==> flow/design.v <==
`timescale 1ns/1ps
module MODULE_STATIC_PROCESS (
    input clk,
    input rst,
    input [3:0] state_info,
    input [11:0] read_from_aux,
    input [11:0] read_from_ram,
    output reg [11:0] write2aux,
    output reg [11:0] write2ram,
    output reg [9:0] write2aux_addr,
    output reg [9:0] read_from_aux_addr,
    output reg [18:0] write2ram_addr,
    output reg[18:0] read_from_ram_addr,
    output reg ena_write_ram,
    output done
);
reg [18:0] cnt;
reg done_;
assign done=done_;
reg [4:0] cnt_buffer;
reg [11:0] color_buffer;
reg [11:0] buffer;
reg [11:0] color_reduced;
reg [15:0] color_cnt_1;
reg [15:0] color_cnt_2;
reg [15:0] color_cnt_3;
reg [15:0] color_cnt_4;
reg [15:0] color_cnt_5;
reg [15:0] color_cnt_6;
reg [15:0] color_cnt_7;
reg [15:0] color_cnt_8;
reg [15:0] color_cnt_9;
reg [15:0] color_cnt_10;
reg [15:0] color_cnt_11;
reg [15:0] color_cnt_12;
reg [15:0] color_cnt_13;
reg [15:0] color_cnt_14;
reg [15:0] color_cnt_15;
reg [15:0] color_cnt_16;
reg is_read_done;
always @(posedge clk) 
begin
    if(!rst)
    begin
      cnt=0;
      done_=0;
      cnt_buffer=0;
      color_buffer=0;
      buffer=0;
      color_reduced=0;
      color_cnt_1=0;
      color_cnt_2=0;
      color_cnt_3=0;
      color_cnt_4=0;
      color_cnt_5=0;
      color_cnt_6=0;
      color_cnt_7=0;
      color_cnt_8=0;
      color_cnt_9=0;
      color_cnt_10=0;
      color_cnt_11=0;
      color_cnt_12=0;
      color_cnt_13=0;
      color_cnt_14=0;
      color_cnt_15=0;
      color_cnt_16=0;
      is_read_done=0;
      write2aux=0;
      write2ram=0;
      write2aux_addr=0;
      read_from_aux_addr=0;
      write2ram_addr=0;
      read_from_ram_addr=0;
      ena_write_ram=0;
    end
    else if(done_==0&&(state_info==4'b1000||state_info==4'b1001))
    begin
      if(cnt_buffer==4'b0000)
      begin
        if(state_info==4'b1000)
          color_buffer=(read_from_ram[11:8]*8'd30+read_from_ram[7:4]*8'd59+read_from_ram[3:0]*8'd11)*9/8'd100;
        else if(state_info==4'b1001)
          color_buffer=(read_from_ram[11:8]*8'd30+read_from_ram[7:4]*8'd59+read_from_ram[3:0]*8'd11)*8/8'd100;
        read_from_ram_addr=cnt-641;
        cnt_buffer=cnt_buffer+1;
      end
      else if(cnt_buffer==4'b0001)  
      begin
        if(cnt%640==0||cnt<640)
            color_buffer=color_buffer-0;
        else
        begin
          color_reduced=(read_from_ram[11:8]*8'd30+read_from_ram[7:4]*8'd59+read_from_ram[3:0]*8'd11)/8'd100;
          if(color_buffer<color_reduced)
            color_buffer=0;
          else
            color_buffer=color_buffer-color_reduced;
        end
        read_from_ram_addr=cnt-640;
        cnt_buffer=cnt_buffer+1;
      end
      else if(cnt_buffer==4'b0010)  
      begin
        if(cnt<640)
            color_buffer=color_buffer-0;
        else
        begin
          color_reduced=(read_from_ram[11:8]*8'd30+read_from_ram[7:4]*8'd59+read_from_ram[3:0]*8'd11)/8'd100;
          if(color_buffer<color_reduced)
            color_buffer=0;
          else
            color_buffer=color_buffer-color_reduced;
        end
        read_from_ram_addr=cnt-639;
        cnt_buffer=cnt_buffer+1;
      end
      else if(cnt_buffer==4'b0011)  
      begin
        if(cnt<640||(cnt-639)%640==0)
            color_buffer=color_buffer-0;
        else
        begin
          color_reduced=(read_from_ram[11:8]*8'd30+read_from_ram[7:4]*8'd59+read_from_ram[3:0]*8'd11)/8'd100;
          if(color_buffer<color_reduced)
            color_buffer=0;
          else
            color_buffer=color_buffer-color_reduced;
        end
        read_from_ram_addr=cnt-1;
        cnt_buffer=cnt_buffer+1;
      end
      else if(cnt_buffer==4'b0100)  
      begin
        if(cnt%640==0)
            color_buffer=color_buffer-0;
        else
        begin
        color_reduced=(read_from_ram[11:8]*8'd30+read_from_ram[7:4]*8'd59+read_from_ram[3:0]*8'd11)/8'd100;
          if(color_buffer<color_reduced)
            color_buffer=0;
          else
            color_buffer=color_buffer-color_reduced;
        end
        read_from_ram_addr=cnt+1;
        cnt_buffer=cnt_buffer+1;
      end
      else if(cnt_buffer==4'b0101)  
      begin
        if(cnt>=639&&(cnt-639)%640==0)
          color_buffer=color_buffer-0;
        else 
        begin
          color_reduced=(read_from_ram[11:8]*8'd30+read_from_ram[7:4]*8'd59+read_from_ram[3:0]*8'd11)/8'd100;
          if(color_buffer<color_reduced)
            color_buffer=0;
          else
            color_buffer=color_buffer-color_reduced;
        end
        read_from_ram_addr=cnt+640-1;
        cnt_buffer=cnt_buffer+1;
      end
      else if(cnt_buffer==4'b0110)  
      begin
        if(cnt%640==0||cnt>640*479)
            color_buffer=color_buffer-0;
        else 
        begin
          color_reduced=(read_from_ram[11:8]*8'd30+read_from_ram[7:4]*8'd59+read_from_ram[3:0]*8'd11)/8'd100;
          if(color_buffer<color_reduced)
            color_buffer=0;
          else
            color_buffer=color_buffer-color_reduced;
        end
        read_from_ram_addr=cnt+640;
        cnt_buffer=cnt_buffer+1;
      end
      else if(cnt_buffer==4'b0111) 
      begin
        if(cnt>640*479)
            color_buffer=color_buffer-0;
        else
        begin
          color_reduced=(read_from_ram[11:8]*8'd30+read_from_ram[7:4]*8'd59+read_from_ram[3:0]*8'd11)/8'd100;
          if(color_buffer<color_reduced)
            color_buffer=0;
          else
            color_buffer=color_buffer-color_reduced;
        end
        read_from_aux_addr=(cnt-1)%640;  
        read_from_ram_addr=cnt+640+1;
        cnt_buffer=cnt_buffer+1;
      end
      else if(cnt_buffer==4'b1000)   
      begin
        if(cnt>640*479||(cnt>=630&&(cnt-639)%640==0))
            color_buffer=color_buffer-0;
        else
        begin
          color_reduced=(read_from_ram[11:8]*8'd30+read_from_ram[7:4]*8'd59+read_from_ram[3:0]*8'd11)/8'd100;
          if(color_buffer<color_reduced)
            color_buffer=0;
          else
            color_buffer=color_buffer-color_reduced;
        end
        color_buffer={color_buffer[3:0],color_buffer[3:0],color_buffer[3:0]};
        cnt=cnt+1;
        ena_write_ram=1;
        read_from_ram_addr=cnt; 
        cnt_buffer=0;
        write2ram_addr=cnt-640-2;
        read_from_aux_addr=(cnt-2)%640;
        write2ram=read_from_aux;   
        write2aux_addr=(cnt-2)%640;
        write2aux=buffer;
        buffer=color_buffer;
        if(cnt==640*480)
        begin
            done_=1;
            ena_write_ram=0;
            cnt=0;
            cnt_buffer=0;
        end
      end
    end
    else if(done_==0&& state_info==4'b1010)
    begin
          if(cnt_buffer==4'b0000)
          begin
            color_buffer=(read_from_ram[11:8]*8'd30+read_from_ram[7:4]*8'd59+read_from_ram[3:0]*8'd11)*4/8'd100;
            read_from_ram_addr=cnt-641;
            cnt_buffer=cnt_buffer+1;
          end
          else if(cnt_buffer==4'b0001)  
          begin
            if(cnt%640==0||cnt<640)
                color_buffer=color_buffer+0;
            else
            begin
              color_reduced=(read_from_ram[11:8]*8'd30+read_from_ram[7:4]*8'd59+read_from_ram[3:0]*8'd11)/8'd100;
              color_buffer=color_buffer+color_reduced;
            end
            read_from_ram_addr=cnt-640;
            cnt_buffer=cnt_buffer+1;
          end
          else if(cnt_buffer==4'b0010)  
          begin
            if(cnt<640)
                color_buffer=color_buffer-0;
            else
            begin
              color_reduced=(read_from_ram[11:8]*8'd30+read_from_ram[7:4]*8'd59+read_from_ram[3:0]*8'd11)*2/8'd100;
              color_buffer=color_buffer+color_reduced;
            end
            read_from_ram_addr=cnt-639;
            cnt_buffer=cnt_buffer+1;
          end
          else if(cnt_buffer==4'b0011)  
          begin
            if(cnt<640||(cnt-639)%640==0)
                color_buffer=color_buffer-0;
            else
            begin
              color_reduced=(read_from_ram[11:8]*8'd30+read_from_ram[7:4]*8'd59+read_from_ram[3:0]*8'd11)/8'd100;
              color_buffer=color_buffer+color_reduced;
            end
            read_from_ram_addr=cnt-1;
            cnt_buffer=cnt_buffer+1;
          end
          else if(cnt_buffer==4'b0100)  
          begin
            if(cnt%640==0)
                color_buffer=color_buffer-0;
            else
            begin
              color_reduced=(read_from_ram[11:8]*8'd30+read_from_ram[7:4]*8'd59+read_from_ram[3:0]*8'd11)*2/8'd100;
              color_buffer=color_buffer+color_reduced;
            end
            read_from_ram_addr=cnt+1;
            cnt_buffer=cnt_buffer+1;
          end
          else if(cnt_buffer==4'b0101)  
          begin
            if(cnt>=639&&(cnt-639)%640==0)
              color_buffer=color_buffer-0;
            else 
            begin
              color_reduced=(read_from_ram[11:8]*8'd30+read_from_ram[7:4]*8'd59+read_from_ram[3:0]*8'd11)*2/8'd100;
              color_buffer=color_buffer+color_reduced;
            end
            read_from_ram_addr=cnt+640-1;
            cnt_buffer=cnt_buffer+1;
          end
          else if(cnt_buffer==4'b0110)  
          begin
            if(cnt%640==0||cnt>640*479)
                color_buffer=color_buffer-0;
            else 
            begin
              color_reduced=(read_from_ram[11:8]*8'd30+read_from_ram[7:4]*8'd59+read_from_ram[3:0]*8'd11)/8'd100;
              color_buffer=color_buffer+color_reduced;
            end
            read_from_ram_addr=cnt+640;
            cnt_buffer=cnt_buffer+1;
          end
          else if(cnt_buffer==4'b0111) 
          begin
            if(cnt>640*479)
                color_buffer=color_buffer-0;
            else
            begin
              color_reduced=(read_from_ram[11:8]*8'd30+read_from_ram[7:4]*8'd59+read_from_ram[3:0]*8'd11)*2/8'd100;
              color_buffer=color_buffer+color_reduced;
            end
            read_from_aux_addr=(cnt-1)%640;  
            read_from_ram_addr=cnt+640+1;
            cnt_buffer=cnt_buffer+1;
          end
          else if(cnt_buffer==4'b1000)   
          begin
            if(cnt>640*479||(cnt>=630&&(cnt-639)%640==0))
                color_buffer=color_buffer-0;
            else
            begin
              color_reduced=(read_from_ram[11:8]*8'd30+read_from_ram[7:4]*8'd59+read_from_ram[3:0]*8'd11)/8'd100;
              color_buffer=color_buffer+color_reduced;
            end
            color_buffer=color_buffer/16;
            color_buffer={color_buffer[3:0],color_buffer[3:0],color_buffer[3:0]};
            cnt=cnt+1;
            ena_write_ram=1;
            read_from_ram_addr=cnt;  
            cnt_buffer=0;
            write2ram_addr=cnt-640-2; 
            read_from_aux_addr=(cnt-2)%640;
            write2ram=read_from_aux;   
            write2aux_addr=(cnt-2)%640;
            write2aux=buffer;
            buffer=color_buffer;
            if(cnt==640*480)
            begin
                done_=1;
                ena_write_ram=0;
                    cnt=0;
                cnt_buffer=0;
            end
          end
    end
    else if(done_==0&& state_info==4'b1011)
    begin
          if(cnt_buffer==4'b0000)
          begin
            color_buffer=12'b000000000111;
            read_from_ram_addr=cnt-641;
            cnt_buffer=cnt_buffer+1;
          end
          else if(cnt_buffer==4'b0001)  
          begin
            if(cnt%640==0||cnt<640)
                color_buffer=color_buffer+0;
            else
            begin
              color_reduced=(read_from_ram[11:8]*8'd30+read_from_ram[7:4]*8'd59+read_from_ram[3:0]*8'd11)/8'd100;
              color_buffer=color_buffer+color_reduced;
            end
            read_from_ram_addr=cnt-640;
            cnt_buffer=cnt_buffer+1;
          end
          else if(cnt_buffer==4'b0010)  
          begin
            color_buffer=color_buffer-0;
            read_from_ram_addr=cnt-639;
            cnt_buffer=cnt_buffer+1;
          end
          else if(cnt_buffer==4'b0011)  
          begin
            color_buffer=color_buffer-0;
            read_from_ram_addr=cnt-1;
            cnt_buffer=cnt_buffer+1;
          end
          else if(cnt_buffer==4'b0100)  
          begin
            color_buffer=color_buffer-0;
            read_from_ram_addr=cnt+1;
            cnt_buffer=cnt_buffer+1;
          end
          else if(cnt_buffer==4'b0101)  
          begin
            color_buffer=color_buffer-0;
            read_from_ram_addr=cnt+640-1;
            cnt_buffer=cnt_buffer+1;
          end
          else if(cnt_buffer==4'b0110)  
          begin
            color_buffer=color_buffer-0;
            read_from_ram_addr=cnt+640;
            cnt_buffer=cnt_buffer+1;
          end
          else if(cnt_buffer==4'b0111) 
          begin
            color_buffer=color_buffer-0;
            read_from_aux_addr=(cnt-1)%640;  
            read_from_ram_addr=cnt+640+1;
            cnt_buffer=cnt_buffer+1;
          end
          else if(cnt_buffer==4'b1000)   
          begin
            if(cnt>640*479||(cnt>=630&&(cnt-639)%640==0))
                color_buffer=color_buffer-0;
            else
            begin
              color_reduced=(read_from_ram[11:8]*8'd30+read_from_ram[7:4]*8'd59+read_from_ram[3:0]*8'd11)/8'd100;
              if(color_buffer>color_reduced)
                color_buffer=color_buffer-color_reduced;
              else
                color_buffer=0;
            end
            color_buffer={color_buffer[3:0],color_buffer[3:0],color_buffer[3:0]};
            cnt=cnt+1;
            ena_write_ram=1;
            read_from_ram_addr=cnt;  
            cnt_buffer=0;
            write2ram_addr=cnt-640-2; 
            read_from_aux_addr=(cnt-2)%640;
            write2ram=read_from_aux;   
            write2aux_addr=(cnt-2)%640;
            write2aux=buffer;
            buffer=color_buffer;
            if(cnt==640*480)
            begin
                done_=1;
                ena_write_ram=0;
                    cnt=0;
                cnt_buffer=0;
            end
          end
    end
    else if(done_==1'b1&&state_info<4'b1000)
    begin
      done_=1'b0;
      read_from_aux_addr=0;
      read_from_ram_addr=0;
      cnt=0;
      color_cnt_1=0;
      color_cnt_2=0;
      color_cnt_3=0;
      color_cnt_4=0;
      color_cnt_5=0;
      color_cnt_6=0;
      color_cnt_7=0;
      color_cnt_8=0;
      color_cnt_9=0;
      color_cnt_10=0;
      color_cnt_11=0;
      color_cnt_12=0;
      color_cnt_13=0;
      color_cnt_14=0;
      color_cnt_15=0;
      color_cnt_16=0;
      is_read_done=0;
    end
    else if(done_==1'b0 && state_info==4'b1100)
    begin
      if(cnt==480*640&&is_read_done==0)
      begin
        is_read_done=1;
        cnt=0;
      end
      if(is_read_done==0&&cnt<480*640)
      begin
        read_from_ram_addr=cnt;
        color_reduced=(read_from_ram[11:8]*8'd30+read_from_ram[7:4]*8'd59+read_from_ram[3:0]*8'd11)/8'd100;
        if(color_reduced[3:0]==4'b0000)
          color_cnt_1=color_cnt_1+1;
        else if(color_reduced[3:0]==4'b0001)
          color_cnt_2=color_cnt_2+1;
        else if(color_reduced[3:0]==4'b0010)
          color_cnt_3=color_cnt_3+1;
        else if(color_reduced[3:0]==4'b0011)
          color_cnt_4=color_cnt_4+1;
        else if(color_reduced[3:0]==4'b0100)
          color_cnt_5=color_cnt_5+1;
        else if(color_reduced[3:0]==4'b0101)
          color_cnt_6=color_cnt_6+1;
        else if(color_reduced[3:0]==4'b0110)
          color_cnt_7=color_cnt_7+1;
        else if(color_reduced[3:0]==4'b0111)
          color_cnt_8=color_cnt_8+1;
        else if(color_reduced[3:0]==4'b1000)
          color_cnt_9=color_cnt_9+1;
        else if(color_reduced[3:0]==4'b1001)
          color_cnt_10=color_cnt_10+1;
        else if(color_reduced[3:0]==4'b1010)
          color_cnt_11=color_cnt_11+1;
        else if(color_reduced[3:0]==4'b1011)
          color_cnt_12=color_cnt_12+1;
        else if(color_reduced[3:0]==4'b1100)
          color_cnt_13=color_cnt_13+1;
        else if(color_reduced[3:0]==4'b1101)
          color_cnt_14=color_cnt_14+1;
        else if(color_reduced[3:0]==4'b1110)
          color_cnt_15=color_cnt_15+1;
        else if(color_reduced[3:0]==4'b1111)
          color_cnt_16=color_cnt_16+1;
        cnt=cnt+1;
      end
      else if(is_read_done==1&&done_==0)
      begin
        if(cnt==640*480)
        begin
          done_=1;
          ena_write_ram=0;
        end
        else
        begin
          ena_write_ram=1;
          write2ram_addr=cnt;
          if(cnt%640<40)  
          begin
            if((480-(cnt/640))<color_cnt_1/160)
              write2ram=12'hFFD;
            else
              write2ram=12'b000000000000;
          end
          else if(cnt%640<80)
          begin
            if((480-(cnt/640))<color_cnt_2/160)
              write2ram=12'hFF0;
            else
              write2ram=12'b000000000000;
          end
          else if(cnt%640<120)
          begin
            if((480-(cnt/640))<color_cnt_3/160)
              write2ram=12'hFFF;
            else
              write2ram=12'b000000000000;
          end
          else if(cnt%640<160)
          begin
            if((480-(cnt/640))<color_cnt_4/160)
              write2ram=12'h0f0;
            else
              write2ram=12'b000000000000;
          end
          else if(cnt%640<200)
          begin
            if((480-(cnt/640))<color_cnt_5/160)
              write2ram=12'hFFE;
            else
              write2ram=12'b000000000000;
          end
          else if(cnt%640<240)
          begin
            if((480-(cnt/640))<color_cnt_6/160)
              write2ram=12'hCFC;
            else
              write2ram=12'b000000000000;
          end
          else if(cnt%640<280)
          begin
            if((480-(cnt/640))<color_cnt_7/160)
              write2ram=12'hfed;
            else
              write2ram=12'b000000000000;
          end
          else if(cnt%640<320)
          begin
            if((480-(cnt/640))<color_cnt_8/160)
              write2ram=12'h9ff;
            else
              write2ram=12'b000000000000;
          end
          else if(cnt%640<360)
          begin
            if((480-(cnt/640))<color_cnt_9/160)
              write2ram=12'hfdb;
            else
              write2ram=12'b000000000000;
          end
          else if(cnt%640<400)
          begin
            if((480-(cnt/640))<color_cnt_10/160)
              write2ram=12'hbff;
            else
              write2ram=12'b000000000000;
          end
          else if(cnt%640<440)
          begin
            if((480-(cnt/640))<color_cnt_11/160)
              write2ram=12'hfeb;
            else
              write2ram=12'b000000000000;
          end
          else if(cnt%640<480)
          begin
            if((480-(cnt/640))<color_cnt_12/160)
              write2ram=12'h8cf;
            else
              write2ram=12'b000000000000;
          end
          else if(cnt%640<520)
          begin
            if((480-(cnt/640))<color_cnt_13/160)
              write2ram=12'heef;
            else
              write2ram=12'b000000000000;
          end
          else if(cnt%640<560)
          begin
            if((480-(cnt/640))<color_cnt_14/160)
              write2ram=12'h9f9;
            else
              write2ram=12'b000000000000;
          end
          else if(cnt%640<600)
          begin
            if((480-(cnt/640))<color_cnt_15/160)
              write2ram=12'hfee;
            else
              write2ram=12'b000000000000;
          end
          else if(cnt%640<640)
          begin
            if((480-(cnt/640))<color_cnt_16/160)
              write2ram=12'hfcc;
            else
              write2ram=12'b000000000000;
          end
          cnt=cnt+1;
        end
      end
    end
end
endmodule  
Reports on MODULE_STATIC_PROCESS
The steps from the RTL of MODULE_STATIC_PROCESS to its reports follow in flow order.
Lines are those of the file above, counted from 1.
{ "setup": {"design": "MODULE_STATIC_PROCESS", "clock_port": "clk", "cell_library": "sky130hd", "lib_corner": "tt_025C_1v80"} }

Elaborated design
Counts by Yosys on the flattened word-level netlist (proc, flatten, opt, wreduce; memories kept). Register bits leave out memories and registers merged into their read ports (data or address). Print and check cells are left out.
{ "word_totals": {"ff_bits": 389, "in_bits": 30, "output_inout_bits": 84, "word_cells": 768} }
{ "op_classes": {"n_addsub": 37, "mul": 7, "div_mod_pow": 27, "compare": 40, "n_eq": 94, "n_mux": 456, "logic": 8, "reduce_logical": 70} }
{ "op_table": {"columns": ["op", "count"], "rows": [
  ["16-bit by 8-bit divider with 32-bit output (second input constant)", 16],
  ["16-bit 2-to-1 mux", 184],
  ["12-bit 2-to-1 mux", 128],
  ["19-bit 2-to-1 mux", 57],
  ["32-bit by 10-bit remainder unit with 32-bit output (second input constant)", 3],
  ["32-bit by 7-bit divider with 32-bit output (second input constant)", 4],
  ["19-bit by 10-bit remainder unit with 32-bit output (second input constant)", 2],
  ["32-bit less-than comparator", 16],
  ["19-bit by 10-bit divider with 32-bit output (second input constant)", 1],
  ["16-bit by 1-bit adder with 16-bit output (second input constant)", 16],
  ["10-bit 2-to-1 mux", 25],
  ["32-bit by 9-bit less-than comparator with 1-bit output (second input constant)", 6],
  ["32-bit by 10-bit less-than comparator with 1-bit output (second input constant)", 4],
  ["32-bit by 4-bit multiplier with 32-bit output (second input constant)", 1],
  ["4-bit by 4-bit multiplier with 8-bit output (second input constant)", 4],
  ["32-bit by 8-bit less-than comparator with 1-bit output (second input constant)", 3],
  ["12-bit by 7-bit divider with 12-bit output (second input constant)", 1],
  ["4-bit by 6-bit multiplier with 10-bit output (second input constant)", 2],
  ["2-bit != test (second input constant)", 35],
  ["32-bit by 7-bit less-than comparator with 1-bit output (second input constant)", 2],
  ["32-bit logical NOT", 2],
  ["5-bit 2-to-1 mux", 12],
  ["19-bit by 1-bit adder with 19-bit output (second input constant)", 3],
  ["19-bit by 10-bit subtractor with 19-bit output (second input constant)", 3],
  ["19-bit equality test (second input constant)", 3],
  ["4-bit equality test (second input constant)", 13],
  ["24-bit AND reduction", 2],
  ["1-bit 2-to-1 mux", 45]
]} }
Other operator kinds: 70; their cells: 146.

Logic depth
Longest topological path by Yosys (ltp), each cell counted once; first at word level (registers and memories cut), then after technology mapping (sequential cells cut; the memories' decode and read muxes count).
{ "logic_depth": {"ltp_word": 37, "abc_area": 0, "depth_mapped": 133, "ltp_nobuf": 129} }

Mapped cells and area
Yosys stat after the flow's synthesis: flattened, memories mapped to cells. It holds for the ABC_AREA given above (unset counts as 0); a run with the other value may have another netlist.
{ "synth_totals": {"stdcells": 5159, "synth_area_um2": 36578.8, "sequential_area_um2": 7467.2, "ff_cells": 373, "n_buf": 329} }
{ "by_type": {"columns": ["type", "count", "area_total_um2"], "rows": [
  ["sky130_fd_sc_hd__dfxtp_1", 373, 7.47E+03],
  ["sky130_fd_sc_hd__nor2_1", 686, 2574.97],
  ["sky130_fd_sc_hd__xnor2_1", 232, 2.03E+03],
  ["sky130_fd_sc_hd__nand2_1", 535, 2.01E+03],
  ["sky130_fd_sc_hd__xor2_1", 219, 1918.09],
  ["sky130_fd_sc_hd__ha_1", 153, 1.91E+03],
  ["sky130_fd_sc_hd__a21oi_1", 372, 1.86E+03],
  ["sky130_fd_sc_hd__o21ai_0", 350, 1751.68],
  ["sky130_fd_sc_hd__clkbuf_1", 256, 960.922],
  ["sky130_fd_sc_hd__nand3_1", 189, 945.907],
  ["sky130_fd_sc_hd__nor3_1", 134, 670.643],
  ["sky130_fd_sc_hd__mux2i_1", 65, 650.624],
  ["sky130_fd_sc_hd__fa_1", 32, 640.614],
  ["sky130_fd_sc_hd__inv_1", 169, 634.358],
  ["sky130_fd_sc_hd__a211oi_1", 81, 608.083],
  ["sky130_fd_sc_hd__o211ai_1", 78, 585.562],
  ["sky130_fd_sc_hd__or3_1", 79, 494.224],
  ["sky130_fd_sc_hd__and3_1", 77, 481.712]
]} }
Other cell types: 114; their cells: 1079.

Worst setup path after synthesis
Path of least setup slack by OpenSTA after synthesis, without wires, with an ideal clock, recovery checks aside; 20% of the period is set as input and as output delay. Where synthesis merged equal registers, the netlist keeps one of their names.
{ "synth_timing": {"path_kind": "input to register", "startpoint": "input port read_from_ram[8]", "endpoint": "register color_buffer[11]", "period_ns": 29.0, "input_delay_ns": 5.800, "arrival_ns": 29.689, "required_time_ns": 28.935, "slack_ns": -0.754, "path_delay_ns": 23.954, "driving_pins": 124, "period_less_setup_slack_ns": 29.754} }
"path_delay_ns" = arrival - input delay + setup time.
"driving_pins" counts driving pins, that of a launching flip-flop among them; a cell with two outputs on the path counts twice.
"period_less_setup_slack_ns" is the clock period less the worst setup slack; recovery checks do not enter. This is arithmetic on one report: input and output delays are still those of the set period (20% each).
Between the ends stands the longest chain of elaborated cells between them, by number of cells; it is not shown to be the way that was timed. Of several equally long chains one is given.
A line is the first line of the expression or statement that the cell stems from. Yosys adds cells for indexed reads and writes and turns some case tables into memories.
A register here has more assigning lines than the two given.
{ "synth_via": {"path_cell_list": "sky130_fd_sc_hd__fa_1 -> sky130_fd_sc_hd__fa_1 -> sky130_fd_sc_hd__inv_1 -> sky130_fd_sc_hd__fa_1 -> sky130_fd_sc_hd__inv_1 -> sky130_fd_sc_hd__ha_1 -> sky130_fd_sc_hd__fa_1 -> sky130_fd_sc_hd__fa_1 -> sky130_fd_sc_hd__inv_1 -> sky130_fd_sc_hd__fa_1 -> sky130_fd_sc_hd__inv_1 -> sky130_fd_sc_hd__ha_1 -> sky130_fd_sc_hd__nor2b_1 -> sky130_fd_sc_hd__o21ai_0 -> sky130_fd_sc_hd__a21boi_0 -> sky130_fd_sc_hd__o21ai_0 -> sky130_fd_sc_hd__nand2b_1 -> sky130_fd_sc_hd__a21o_1 -> [... 88 more ...] -> sky130_fd_sc_hd__a21oi_1 -> sky130_fd_sc_hd__o21bai_1 -> sky130_fd_sc_hd__a21oi_1 -> sky130_fd_sc_hd__o21bai_1 -> sky130_fd_sc_hd__a21oi_1 -> sky130_fd_sc_hd__o21bai_1 -> sky130_fd_sc_hd__a21oi_1 -> sky130_fd_sc_hd__o21bai_1 -> sky130_fd_sc_hd__a21oi_1 -> sky130_fd_sc_hd__xnor2_1 -> sky130_fd_sc_hd__nor2_1 -> sky130_fd_sc_hd__a21oi_1 -> sky130_fd_sc_hd__o22ai_1 -> sky130_fd_sc_hd__a211oi_1 -> sky130_fd_sc_hd__o221ai_1 -> sky130_fd_sc_hd__a21oi_1 -> sky130_fd_sc_hd__mux2i_1 -> sky130_fd_sc_hd__nor2_1", "elab_chain_len": 19, "cone_cells": 68, "classes_between": "7 x add/sub; 3 x mul; 5 x div; 2 x compare; 51 x mux"} }
{ "synth_lines": {"columns": ["item", "line_no", "text"], "rows": [
  ["from (decl)", 7, "input [11:0] read_from_ram,"],
  ["4-bit by 4-bit multiplier with 8-bit output", 411, "color_reduced=(read_from_ram[11:8]*8'd30+read_from_ram[7:4]*8'd59+read_from_ram[3:0]*8'd11)/8'd100;"],
  ["9-bit by 10-bit adder with 11-bit output", 411, null],
  ["11-bit by 8-bit adder with 12-bit output", 411, null],
  ["12-bit by 7-bit divider with 12-bit output", 411, null],
  ["12-bit subtractor", 413, "color_buffer=color_buffer-color_reduced;"],
  ["4-bit 2-to-1 mux", 412, "if(color_buffer>color_reduced)"],
  ["4-bit 2-to-1 mux", 407, "if(cnt>640*479||(cnt>=630&&(cnt-639)%640==0))"],
  ["[... 5 more ...]", null, null],
  ["12-bit 2-to-1 mux", 374, "else if(cnt_buffer==4'b0011)"],
  ["12-bit 2-to-1 mux", 368, "else if(cnt_buffer==4'b0010)"],
  ["12-bit 2-to-1 mux", 356, "else if(cnt_buffer==4'b0001)"],
  ["12-bit 2-to-1 mux", 350, "if(cnt_buffer==4'b0000)"],
  ["12-bit 2-to-1 mux", 348, "else if(done_==0&& state_info==4'b1011)"],
  ["12-bit 2-to-1 mux", 225, "else if(done_==0&& state_info==4'b1010)"],
  ["12-bit 2-to-1 mux", 76, "else if(done_==0&&(state_info==4'b1000||state_info==4'b1001))"],
  ["to (assign)", 81, "color_buffer=(read_from_ram[11:8]*8'd30+read_from_ram[7:4]*8'd59+read_from_ram[3:0]*8'd11)*9/8'd100;"],
  ["to (assign)", 83, "color_buffer=(read_from_ram[11:8]*8'd30+read_from_ram[7:4]*8'd59+read_from_ram[3:0]*8'd11)*8/8'd100;"],
  ["to (decl)", 21, "reg [11:0] color_buffer;"]
]} }

Worst path after layout
Path of least setup slack in the final report of entry A (OpenROAD, finished layout, wires in). Where an end is a register, its clock arrival counts in the times.
{ "layout_timing": {"path_kind": "input to register", "startpoint": "input port read_from_ram[10]", "endpoint": "register color_buffer[11]", "period_ns": 24.3, "input_delay_ns": 4.86, "arrival_ns": 26.85, "required_time_ns": 24.85, "slack_ns": -2.01, "driving_pins": 121} }
Between the ends stands the longest chain of elaborated cells between them, by number of cells; it is not shown to be the way that was timed. Of several equally long chains one is given.
A register here has more assigning lines than the two given.
{ "layout_via": {"path_cell_list": "sky130_fd_sc_hd__buf_6 -> sky130_fd_sc_hd__fa_1 -> sky130_fd_sc_hd__fa_1 -> sky130_fd_sc_hd__inv_2 -> sky130_fd_sc_hd__fa_1 -> sky130_fd_sc_hd__inv_2 -> sky130_fd_sc_hd__ha_4 -> sky130_fd_sc_hd__fa_1 -> sky130_fd_sc_hd__fa_1 -> sky130_fd_sc_hd__inv_1 -> sky130_fd_sc_hd__fa_1 -> sky130_fd_sc_hd__inv_2 -> sky130_fd_sc_hd__ha_4 -> sky130_fd_sc_hd__nor2b_4 -> sky130_fd_sc_hd__o21ai_2 -> sky130_fd_sc_hd__a21boi_2 -> sky130_fd_sc_hd__o21ai_1 -> sky130_fd_sc_hd__nand2b_1 -> [... 85 more ...] -> sky130_fd_sc_hd__a21oi_2 -> sky130_fd_sc_hd__o21bai_1 -> sky130_fd_sc_hd__a21oi_2 -> sky130_fd_sc_hd__o21bai_1 -> sky130_fd_sc_hd__a21oi_2 -> sky130_fd_sc_hd__o21bai_1 -> sky130_fd_sc_hd__a21oi_2 -> sky130_fd_sc_hd__o21bai_1 -> sky130_fd_sc_hd__a21oi_2 -> sky130_fd_sc_hd__xnor2_1 -> sky130_fd_sc_hd__nor2_1 -> sky130_fd_sc_hd__a21oi_1 -> sky130_fd_sc_hd__o22ai_1 -> sky130_fd_sc_hd__a211oi_1 -> sky130_fd_sc_hd__o221ai_1 -> sky130_fd_sc_hd__a21oi_1 -> sky130_fd_sc_hd__mux2i_1 -> sky130_fd_sc_hd__nor2_1", "elab_chain_len": 19, "cone_cells": 68, "classes_between": "7 x add/sub; 3 x mul; 5 x div; 2 x compare; 51 x mux"} }
{ "layout_lines": {"columns": ["item", "line_no", "text"], "rows": [
  ["from (decl)", 7, "input [11:0] read_from_ram,"],
  ["4-bit by 4-bit multiplier with 8-bit output", 411, "color_reduced=(read_from_ram[11:8]*8'd30+read_from_ram[7:4]*8'd59+read_from_ram[3:0]*8'd11)/8'd100;"],
  ["9-bit by 10-bit adder with 11-bit output", 411, null],
  ["11-bit by 8-bit adder with 12-bit output", 411, null],
  ["12-bit by 7-bit divider with 12-bit output", 411, null],
  ["12-bit subtractor", 413, "color_buffer=color_buffer-color_reduced;"],
  ["4-bit 2-to-1 mux", 412, "if(color_buffer>color_reduced)"],
  ["4-bit 2-to-1 mux", 407, "if(cnt>640*479||(cnt>=630&&(cnt-639)%640==0))"],
  ["[... 5 more ...]", null, null],
  ["12-bit 2-to-1 mux", 374, "else if(cnt_buffer==4'b0011)"],
  ["12-bit 2-to-1 mux", 368, "else if(cnt_buffer==4'b0010)"],
  ["12-bit 2-to-1 mux", 356, "else if(cnt_buffer==4'b0001)"],
  ["12-bit 2-to-1 mux", 350, "if(cnt_buffer==4'b0000)"],
  ["12-bit 2-to-1 mux", 348, "else if(done_==0&& state_info==4'b1011)"],
  ["12-bit 2-to-1 mux", 225, "else if(done_==0&& state_info==4'b1010)"],
  ["12-bit 2-to-1 mux", 76, "else if(done_==0&&(state_info==4'b1000||state_info==4'b1001))"],
  ["to (assign)", 81, "color_buffer=(read_from_ram[11:8]*8'd30+read_from_ram[7:4]*8'd59+read_from_ram[3:0]*8'd11)*9/8'd100;"],
  ["to (assign)", 83, "color_buffer=(read_from_ram[11:8]*8'd30+read_from_ram[7:4]*8'd59+read_from_ram[3:0]*8'd11)*8/8'd100;"],
  ["to (decl)", 21, "reg [11:0] color_buffer;"]
]} }

Add stored flow runs of MODULE_STATIC_PROCESS

Top module MODULE_STATIC_PROCESS; platform sky130hd; tools Yosys and OpenROAD; 5 stored runs in no particular order. Input and output delays are each 20% of the period that was set; the output load is 0.01 pF.
"period_less_ws_ns": clock period set for the run, less the worst setup slack. It is reckoned from that one timing run; input and output delays stay at 20% of the period that was set.
"worst_path_allowed_less_slack_ns" is the time allowed to the run's worst setup path (the clock period less input and output delay, where it has them) less its slack. Clock arrival times count: a late capture clock shortens it, a late launch clock lengthens it.
[
  {
    "run": "entry A",
    "settings": { "CAP_MARGIN": 15, "CORE_UTILIZATION": 56, "CTS_CLUSTER_SIZE": 43, "GPL_ROUTABILITY_DRIVEN": 1, "PLACE_DENSITY_LB_ADDON": 0.06, "SLEW_MARGIN": 20, "period_ns": 24.3, "CORE_MARGIN": 2 },
    "results": { "period_less_ws_ns": 26.306, "worst_path_allowed_less_slack_ns": 21.45, "worst_setup_path_type": "input to register", "timing.setup.ws_ns": -2.006, "util_pct": 68.0, "fin_tns_ns": -16.748, "final_stdcell_area_um2": 43855.8, "timing.hold.ws_ns": 0.452, "ys_area_um2": 36578.8, "design.die.area_um2": 67379.2 }
  },
  {
    "run": "entry B",
    "settings": { "CAP_MARGIN": 40, "CELL_PAD_IN_SITES_GLOBAL_PLACEMENT": 0, "CORE_UTILIZATION": 64, "CTS_CLUSTER_DIAMETER": 301, "GPL_ROUTABILITY_DRIVEN": 0, "MAX_ROUTING_LAYER": "met4", "PLACE_DENSITY_LB_ADDON": 0.21, "SETUP_SLACK_MARGIN": 0.82, "TNS_END_PERCENT": 85, "period_ns": 24.3, "CORE_MARGIN": 2, "SLEW_MARGIN": 20 },
    "results": { "period_less_ws_ns": 27.046, "worst_path_allowed_less_slack_ns": 22.19, "worst_setup_path_type": "input to register", "timing.setup.ws_ns": -2.746, "util_pct": 78.1, "fin_tns_ns": -33.757, "final_stdcell_area_um2": 44097.3, "timing.hold.ws_ns": 0.458, "ys_area_um2": 36578.8, "design.die.area_um2": 59083.0 }
  },
  {
    "run": "entry C",
    "settings": { "ABC_AREA": 1, "CORE_ASPECT_RATIO": 0.56, "CORE_UTILIZATION": 37, "GPL_ROUTABILITY_DRIVEN": 0, "PLACE_DENSITY_LB_ADDON": 0.06, "SETUP_SLACK_MARGIN": 5.0, "period_ns": 33.4, "CAP_MARGIN": 20, "CORE_MARGIN": 2, "SLEW_MARGIN": 20 },
    "results": { "period_less_ws_ns": 27.382, "worst_path_allowed_less_slack_ns": 20.70, "worst_setup_path_type": "input to register", "timing.setup.ws_ns": 6.018, "util_pct": 42.6, "fin_tns_ns": 0.000, "final_stdcell_area_um2": 40842.9, "timing.hold.ws_ns": 0.452, "ys_area_um2": 35736.8, "design.die.area_um2": 99193.8 }
  },
  {
    "run": "entry D",
    "settings": { "CORE_UTILIZATION": 37, "PLACE_DENSITY": 0.6, "period_ns": 28.4, "CAP_MARGIN": 20, "CORE_MARGIN": 2, "SLEW_MARGIN": 20 },
    "results": { "period_less_ws_ns": 27.338, "worst_path_allowed_less_slack_ns": 21.66, "worst_setup_path_type": "input to register", "timing.setup.ws_ns": 1.062, "util_pct": 42.9, "fin_tns_ns": 0.000, "final_stdcell_area_um2": 42085.4, "timing.hold.ws_ns": 0.454, "ys_area_um2": 36578.8, "design.die.area_um2": 101391.0 }
  },
  {
    "run": "entry E",
    "settings": { "CORE_UTILIZATION": 40, "PLACE_DENSITY": 0.6, "SETUP_SLACK_MARGIN": 0.54, "period_ns": 28.4, "CAP_MARGIN": 20, "CORE_MARGIN": 2, "SLEW_MARGIN": 20 },
    "results": { "period_less_ws_ns": 27.299, "worst_path_allowed_less_slack_ns": 21.62, "worst_setup_path_type": "input to register", "timing.setup.ws_ns": 1.101, "util_pct": 46.7, "fin_tns_ns": 0.000, "final_stdcell_area_um2": 42134.2, "timing.hold.ws_ns": 0.453, "ys_area_um2": 36578.8, "design.die.area_um2": 93881.0 }
  }
]
